==> flow/design.v <==
module fir_filter(
    input               		clk,
    input               		n_rst,
    input  		signed	[7:0] 	din,    
    output reg 	signed 	[7:0] 	dout 
);
localparam signed B0 = -24;
localparam signed B1 = -21;
localparam signed B2 =   0;
localparam signed B3 =  37;
localparam signed B4 =  80;
localparam signed B5 = 114;
localparam signed B6 = 127;
reg signed [7:0] din_d;
reg signed [7:0] din_d1;
reg signed [7:0] din_d2;
reg signed [7:0] din_d3;
reg signed [7:0] din_d4;
reg signed [7:0] din_d5;
reg signed [7:0] din_d6;
reg signed [7:0] din_d7;
reg signed [7:0] din_d8;
reg signed [7:0] din_d9;
reg signed [7:0] din_d10;
reg signed [7:0] din_d11;
reg signed [7:0] din_d12;
wire signed [8:0] sum_w0;
wire signed [8:0] sum_w1;
wire signed [8:0] sum_w2;
wire signed [8:0] sum_w3;
wire signed [8:0] sum_w4;
wire signed [8:0] sum_w5;
wire signed [8:0] sum_w6;
wire signed [16:0] mul_0;
wire signed [16:0] mul_1;
wire signed [16:0] mul_2;
wire signed [16:0] mul_3;
wire signed [16:0] mul_4;
wire signed [16:0] mul_5;
wire signed [16:0] mul_6;
reg signed [16:0] mul_0d;
reg signed [16:0] mul_1d;
reg signed [16:0] mul_2d;
reg signed [16:0] mul_3d;
reg signed [16:0] mul_4d;
reg signed [16:0] mul_5d;
reg signed [16:0] mul_6d;
wire signed [17:0] sum_w00;
wire signed [17:0] sum_w01;
wire signed [17:0] sum_w02;
wire signed [17:0] sum_w03;
reg signed [17:0] sum_w00d;
reg signed [17:0] sum_w01d;
reg signed [17:0] sum_w02d;
reg signed [17:0] sum_w03d;
wire signed [18:0] sum_w000;
wire signed [18:0] sum_w001;
wire signed [19:0] sum_all;
wire signed [7:0] sum_finish;
always @(posedge clk or negedge n_rst) begin
	if (!n_rst) begin 
		din_d <= 8'h0;
	end
	else begin 
		din_d <= din;
	end
end
always @(posedge clk or negedge n_rst) begin
    if (!n_rst) begin 
        dout <= 8'sd0;
	end
    else begin 
        dout <= sum_finish;
	end
end
always @(posedge clk or negedge n_rst) begin
    if (!n_rst) begin
        din_d1  <= 8'sd0; 
        din_d2  <= 8'sd0; 
        din_d3  <= 8'sd0; 
        din_d4  <= 8'sd0;
        din_d5  <= 8'sd0; 
        din_d6  <= 8'sd0; 
        din_d7  <= 8'sd0; 
        din_d8  <= 8'sd0;
        din_d9  <= 8'sd0; 
        din_d10 <= 8'sd0; 
        din_d11 <= 8'sd0; 
        din_d12 <= 8'sd0;
    end else begin
        din_d1  <= din_d;
        din_d2  <= din_d1;
        din_d3  <= din_d2;
        din_d4  <= din_d3;
        din_d5  <= din_d4;
        din_d6  <= din_d5;
        din_d7  <= din_d6;
        din_d8  <= din_d7;
        din_d9  <= din_d8;
        din_d10 <= din_d9;
        din_d11 <= din_d10;
        din_d12 <= din_d11;
    end
end
assign sum_w0 = $signed(din_d) + $signed(din_d12);
assign sum_w1 = $signed(din_d1) + $signed(din_d11);
assign sum_w2 = $signed(din_d2) + $signed(din_d10);
assign sum_w3 = $signed(din_d3) + $signed(din_d9);
assign sum_w4 = $signed(din_d4) + $signed(din_d8);
assign sum_w5 = $signed(din_d5) + $signed(din_d7);
assign sum_w6 = {din_d6[7], din_d6};   
assign mul_0 = $signed(B0) * $signed(sum_w0);
assign mul_1 = $signed(B1) * $signed(sum_w1);
assign mul_2 = $signed(B2) * $signed(sum_w2);
assign mul_3 = $signed(B3) * $signed(sum_w3);
assign mul_4 = $signed(B4) * $signed(sum_w4);
assign mul_5 = $signed(B5) * $signed(sum_w5);
assign mul_6 = $signed(B6) * $signed(sum_w6);
always @(posedge clk or negedge n_rst) begin
    if (!n_rst) begin 
        mul_0d <= 17'sd0;
        mul_1d <= 17'sd0;
        mul_2d <= 17'sd0;
        mul_3d <= 17'sd0;
        mul_4d <= 17'sd0;
        mul_5d <= 17'sd0;
        mul_6d <= 17'sd0;
    end 
	else begin 
        mul_0d <= mul_0;
        mul_1d <= mul_1;
        mul_2d <= mul_2;
        mul_3d <= mul_3;
        mul_4d <= mul_4;
        mul_5d <= mul_5;
        mul_6d <= mul_6;
    end
end
assign sum_w00 = $signed(mul_0d) + $signed(mul_1d); 
assign sum_w01 = $signed(mul_2d) + $signed(mul_3d); 
assign sum_w02 = $signed(mul_4d) + $signed(mul_5d);
assign sum_w03 = $signed(mul_6d);
always @(posedge clk or negedge n_rst) begin
    if (!n_rst) begin
        sum_w00d <= 18'sd0;
        sum_w01d <= 18'sd0;
        sum_w02d <= 18'sd0;
        sum_w03d <= 18'sd0;
    end 
	else begin
        sum_w00d <= sum_w00;
        sum_w01d <= sum_w01;
        sum_w02d <= sum_w02;
        sum_w03d <= sum_w03;
    end
end
assign sum_w000 = $signed(sum_w00d) + $signed(sum_w01d); 
assign sum_w001 = $signed(sum_w02d) + $signed(sum_w03d);
assign sum_all = $signed(sum_w000) + $signed(sum_w001);
assign sum_finish =	((sum_all[19]) && (sum_all[18:16] != 3'b111))? 8'h81 : 
 					((!sum_all[19]) && (sum_all[18:16] != 3'b000))? 8'h7F : sum_all[16:9];
endmodule
# ---- From RTL to reports: fir_filter
# The steps from the RTL of fir_filter to its reports follow in flow order.
# Lines are those of the file above, counted from 1.
# Cell names lack the library's common part.
# The mark n/a stands for no value.
dict set report setup {
  top_module {fir_filter}
  clk_port {clk}
  cell_library {sky130hd}
  corner {tt_025C_1v80}
}

# ---- After elaboration
# Source: Yosys, flattened and elaborated, memories not mapped. Widths are those after wreduce; folded enables and synchronous resets count as part of the registers. Registers that Yosys merges into a memory's read port (data or address) are not register bits. Print and check cells do not count. Equal cells are merged and count once.
dict set report bits {
  regBits 266
  out_inout_bits 8
}
dict set report op_classes {
  n_addsub 10
  mul 6
  n_eq 1
  n_mux 2
  reduce_and_logical 4
}
# operator n
set op_table {}
lappend op_table {{multiplier 7 x 9 -> 16 bit (first input constant)} 2}
lappend op_table {{multiplier 8 x 8 -> 16 bit (first input constant)} 1}
lappend op_table {{multiplier 6 x 9 -> 15 bit (first input constant)} 1}
lappend op_table {{multiplier 4 x 9 -> 13 bit (first input constant)} 1}
lappend op_table {{adder 8 x 8 -> 9 bit} 5}
lappend op_table {{multiplier 3 x 9 -> 12 bit (first input constant)} 1}
lappend op_table {{adder 19 x 19 -> 20 bit} 1}
lappend op_table {{adder 18 x 16 -> 19 bit} 1}
lappend op_table {{adder 17 x 17 -> 18 bit} 1}
lappend op_table {{adder 16 x 16 -> 17 bit} 1}
lappend op_table {{adder 15 x 15 -> 16 bit} 1}
lappend op_table {{2-to-1 mux 8 bit} 2}
lappend op_table {{!= test 3 bit (second input constant)} 1}
lappend op_table {{nonzero test 3 bit} 1}
lappend op_table {{logical AND 1 bit} 2}
lappend op_table {{logical NOT 1 bit} 1}

# ---- Logic depth
# Longest topological path by Yosys (ltp), each cell counted once; first at word level (registers and memories cut), then after technology mapping (sequential cells cut; the memories' decode and read muxes count).
dict set report logic_depth {
  depth_word 6
  ABC_AREA 0
  depth_mapped 24
  mapped_depth_nobuf 24
}

# ---- Netlist
# The flow's flattened synthesis, as Yosys stat reports it; memories are mapped. The netlist is that of the ABC_AREA named above (0 if unset); the other value can give another one.
dict set report synth_totals {
  cell_count 1382
  mapped_area_um2 16040.4
  ff_cells 263
}
# cell n type_area_um2
set by_type {}
lappend by_type {dfrtp_1 263 6.58E+03}
lappend by_type {ha_1 277 3.47E+03}
lappend by_type {fa_1 84 1.68E+03}
lappend by_type {inv_1 255 957.168}
lappend by_type {xnor2_1 91 797.014}
lappend by_type {a21oi_1 86 430.413}
lappend by_type {a21o_1 41 307.795}
lappend by_type {xor2_1 33 289.027}
lappend by_type {o21bai_1 32 240.23}
lappend by_type {o21ai_0 34 170.163}
lappend by_type {nor2_1 42 157.651}
lappend by_type {nor2b_1 16 100.096}
lappend by_type {nor3_1 18 90.086}
lappend by_type {nand2_1 23 86.333}
lappend by_type {nand2b_1 12 75.072}
lappend by_type {o21a_1 10 75.072}
lappend by_type {a21boi_0 8 60.058}
lappend by_type {or2_2 6 37.536}
# Not listed: further types 29, cells in them 51.

# ---- Path before layout
# Path of least setup slack by OpenSTA after synthesis, without wires, with an ideal clock, recovery checks aside; 20% of the period is set as input and as output delay. Where synthesis merged equal registers, the netlist keeps one of their names.
dict set report synth_path {
  path_type {flip-flop to flip-flop}
  startpoint {register din_d3[0]}
  endpoint {register mul_3d[15]}
  clock_period_ns 6.0
  setup_ns 0.082
  t_first_pin_ns 0.000
  t_arrival_ns 5.085
  slack_ns 0.833
  delay_ns 5.167
  path_stages 24
  n_path_buf 0
  period_less_setup_slack_ns 5.167
}
# "delay_ns" is the arrival time less input delay plus setup time.
# "path_stages": output pins that drive a net of the path, with the launching flip-flop's if there is one; two outputs of one cell count as two.
# "period_less_setup_slack_ns" is the clock period less the worst setup slack; recovery checks do not enter. This is arithmetic on one report: input and output delays are still those of the set period (20% each).
# Between the ends stands the longest chain of elaborated cells between them, by number of cells; it is not shown to be the way that was timed. Of several equally long chains one is given.
# A line is the first line of the expression or statement that the cell stems from. Yosys adds cells for indexed reads and writes and turns some case tables into memories.
dict set report synth_via {
  path_cell_list {dfrtp_1 > ha_1 > inv_1 > fa_1 > inv_1 > a21oi_1 > o21bai_1 > a21oi_1 > o21bai_1 > a211oi_1 > mux2i_1 > inv_1 > ha_1 > inv_1 > fa_1 > fa_1 > inv_1 > ha_1 > and3_1 > a21oi_1 > o21ai_0 > o21a_1 > o21ai_0 > xnor2_1}
  elab_chain_len 2
  cone_cells 2
  cone_classes {add/sub: 1; mul: 1}
}
# item line
set synth_lines {}
lappend synth_lines {{from (decl)} 17} ;# reg signed [7:0] din_d3;
lappend synth_lines {{from (assign)} 80} ;# din_d3  <= 8'sd0;
lappend synth_lines {{from (assign)} 93} ;# din_d3  <= din_d2;
lappend synth_lines {{adder 8 x 8 -> 9 bit} 108} ;# assign sum_w3 = $signed(din_d3) + $signed(din_d9);
lappend synth_lines {{multiplier 7 x 9 -> 16 bit} 115} ;# assign mul_3 = $signed(B3) * $signed(sum_w3);
lappend synth_lines {{to (assign)} 124} ;# mul_3d <= 17'sd0;
lappend synth_lines {{to (assign)} 133} ;# mul_3d <= mul_3;
lappend synth_lines {{to (decl)} 44} ;# reg signed [16:0] mul_3d;

# ---- Worst path after layout
# Path of least setup slack in the final report of run 1 (OpenROAD, finished layout, wires in). Where an end is a register, its clock arrival counts in the times.
dict set report layout_path {
  path_type {flip-flop to flip-flop}
  startpoint {register din_d1[0]}
  endpoint {register mul_1d[14]}
  clock_period_ns 6.0
  setup_ns 0.09
  t_first_pin_ns 0.54
  t_arrival_ns 5.97
  slack_ns 0.47
  path_stages 25
  n_path_buf 0
}
# Between the ends stands the longest chain of elaborated cells between them, by number of cells; it is not shown to be the way that was timed. Of several equally long chains one is given.
dict set report layout_via {
  path_cell_list {dfrtp_1 > ha_1 > fa_1 > a21oi_1 > nor2_1 > nor2_1 > o21bai_1 > a21oi_1 > o211ai_1 > o21ai_0 > ha_1 > inv_1 > fa_1 > fa_1 > inv_1 > ha_1 > ha_1 > inv_1 > o21bai_1 > a21oi_1 > o21bai_1 > a21oi_1 > o21bai_1 > a21oi_1 > xnor2_1}
  elab_chain_len 2
  cone_cells 2
  cone_classes {add/sub: 1; mul: 1}
}
# item line
set layout_lines {}
lappend layout_lines {{from (decl)} 15} ;# reg signed [7:0] din_d1;
lappend layout_lines {{from (assign)} 78} ;# din_d1  <= 8'sd0;
lappend layout_lines {{from (assign)} 91} ;# din_d1  <= din_d;
lappend layout_lines {{adder 8 x 8 -> 9 bit} 106} ;# assign sum_w1 = $signed(din_d1) + $signed(din_d11);
lappend layout_lines {{multiplier 6 x 9 -> 15 bit} 113} ;# assign mul_1 = $signed(B1) * $signed(sum_w1);
lappend layout_lines {{to (assign)} 122} ;# mul_1d <= 17'sd0;
lappend layout_lines {{to (assign)} 131} ;# mul_1d <= mul_1;
lappend layout_lines {{to (decl)} 42} ;# reg signed [16:0] mul_1d;

# Flow measurements of fir_filter on sky130hd: 5 stored runs with different settings, listed in no order. Input and output delays are each 20% of the period that was set; the output load is 0.01 pF.
run="run 1" settings GPL_TIMING_DRIVEN=0 SLEW_MARGIN=0 period_ns=6.0 CAP_MARGIN=20 CORE_MARGIN=2 CORE_UTILIZATION=40
run="run 1" results tns_ns=0.000 worstSetupSlack_ns=0.468 final_die_area_um2=41718.1 fin_hold_ws_ns=0.342 finalCellArea_um2=17863.4 synth_chip_area_um2=16040.4
run="run 2" settings CELL_PAD_IN_SITES_DETAIL_PLACEMENT=2 CTS_CLUSTER_SIZE=56 MAX_ROUTING_LAYER="met4" SLEW_MARGIN=5 period_ns=6.0 CAP_MARGIN=20 CORE_MARGIN=2 CORE_UTILIZATION=40
run="run 2" results fin_hold_ws_ns=0.344 synth_chip_area_um2=16040.4 worstSetupSlack_ns=0.154 tns_ns=0.000 final_die_area_um2=41718.1 finalCellArea_um2=18017.3
run="run 3" settings ABC_AREA=1 CAP_MARGIN=10 CELL_PAD_IN_SITES_GLOBAL_PLACEMENT=0 CORE_ASPECT_RATIO=0.53 CORE_MARGIN=10 CTS_CLUSTER_SIZE=82 GPL_TIMING_DRIVEN=1 MIN_ROUTING_LAYER="met2" SLEW_MARGIN=35 period_ns=8.0 CORE_UTILIZATION=40
run="run 3" results fin_hold_ws_ns=0.341 worstSetupSlack_ns=2.392 tns_ns=0.000 synth_chip_area_um2=16756.1 finalCellArea_um2=18641.6 final_die_area_um2=50893.3
run="run 4" settings ABC_AREA=1 CELL_PAD_IN_SITES_DETAIL_PLACEMENT=0 CELL_PAD_IN_SITES_GLOBAL_PLACEMENT=3 CORE_UTILIZATION=51 CTS_CLUSTER_DIAMETER=238 CTS_CLUSTER_SIZE=48 MIN_ROUTING_LAYER="met1" PLACE_DENSITY_LB_ADDON=0.07 SETUP_SLACK_MARGIN=2.78 SLEW_MARGIN=25 period_ns=9.36 CAP_MARGIN=20 CORE_MARGIN=2
run="run 4" results final_die_area_um2=34321.3 worstSetupSlack_ns=3.890 finalCellArea_um2=17759.5 tns_ns=0.000 synth_chip_area_um2=16756.1 fin_hold_ws_ns=0.331
run="run 5" settings CAP_MARGIN=30 CELL_PAD_IN_SITES_DETAIL_PLACEMENT=1 CORE_ASPECT_RATIO=1.82 CORE_MARGIN=2 CTS_CLUSTER_SIZE=34 GPL_ROUTABILITY_DRIVEN=0 GPL_TIMING_DRIVEN=1 MAX_ROUTING_LAYER="met4" MIN_ROUTING_LAYER="met2" PLACE_DENSITY_LB_ADDON=0.07 SETUP_SLACK_MARGIN=-0.6 SLEW_MARGIN=20 period_ns=6.0 CORE_UTILIZATION=40
run="run 5" results finalCellArea_um2=17837.1 synth_chip_area_um2=16040.4 fin_hold_ws_ns=0.345 worstSetupSlack_ns=0.390 tns_ns=0.000 final_die_area_um2=41790.8
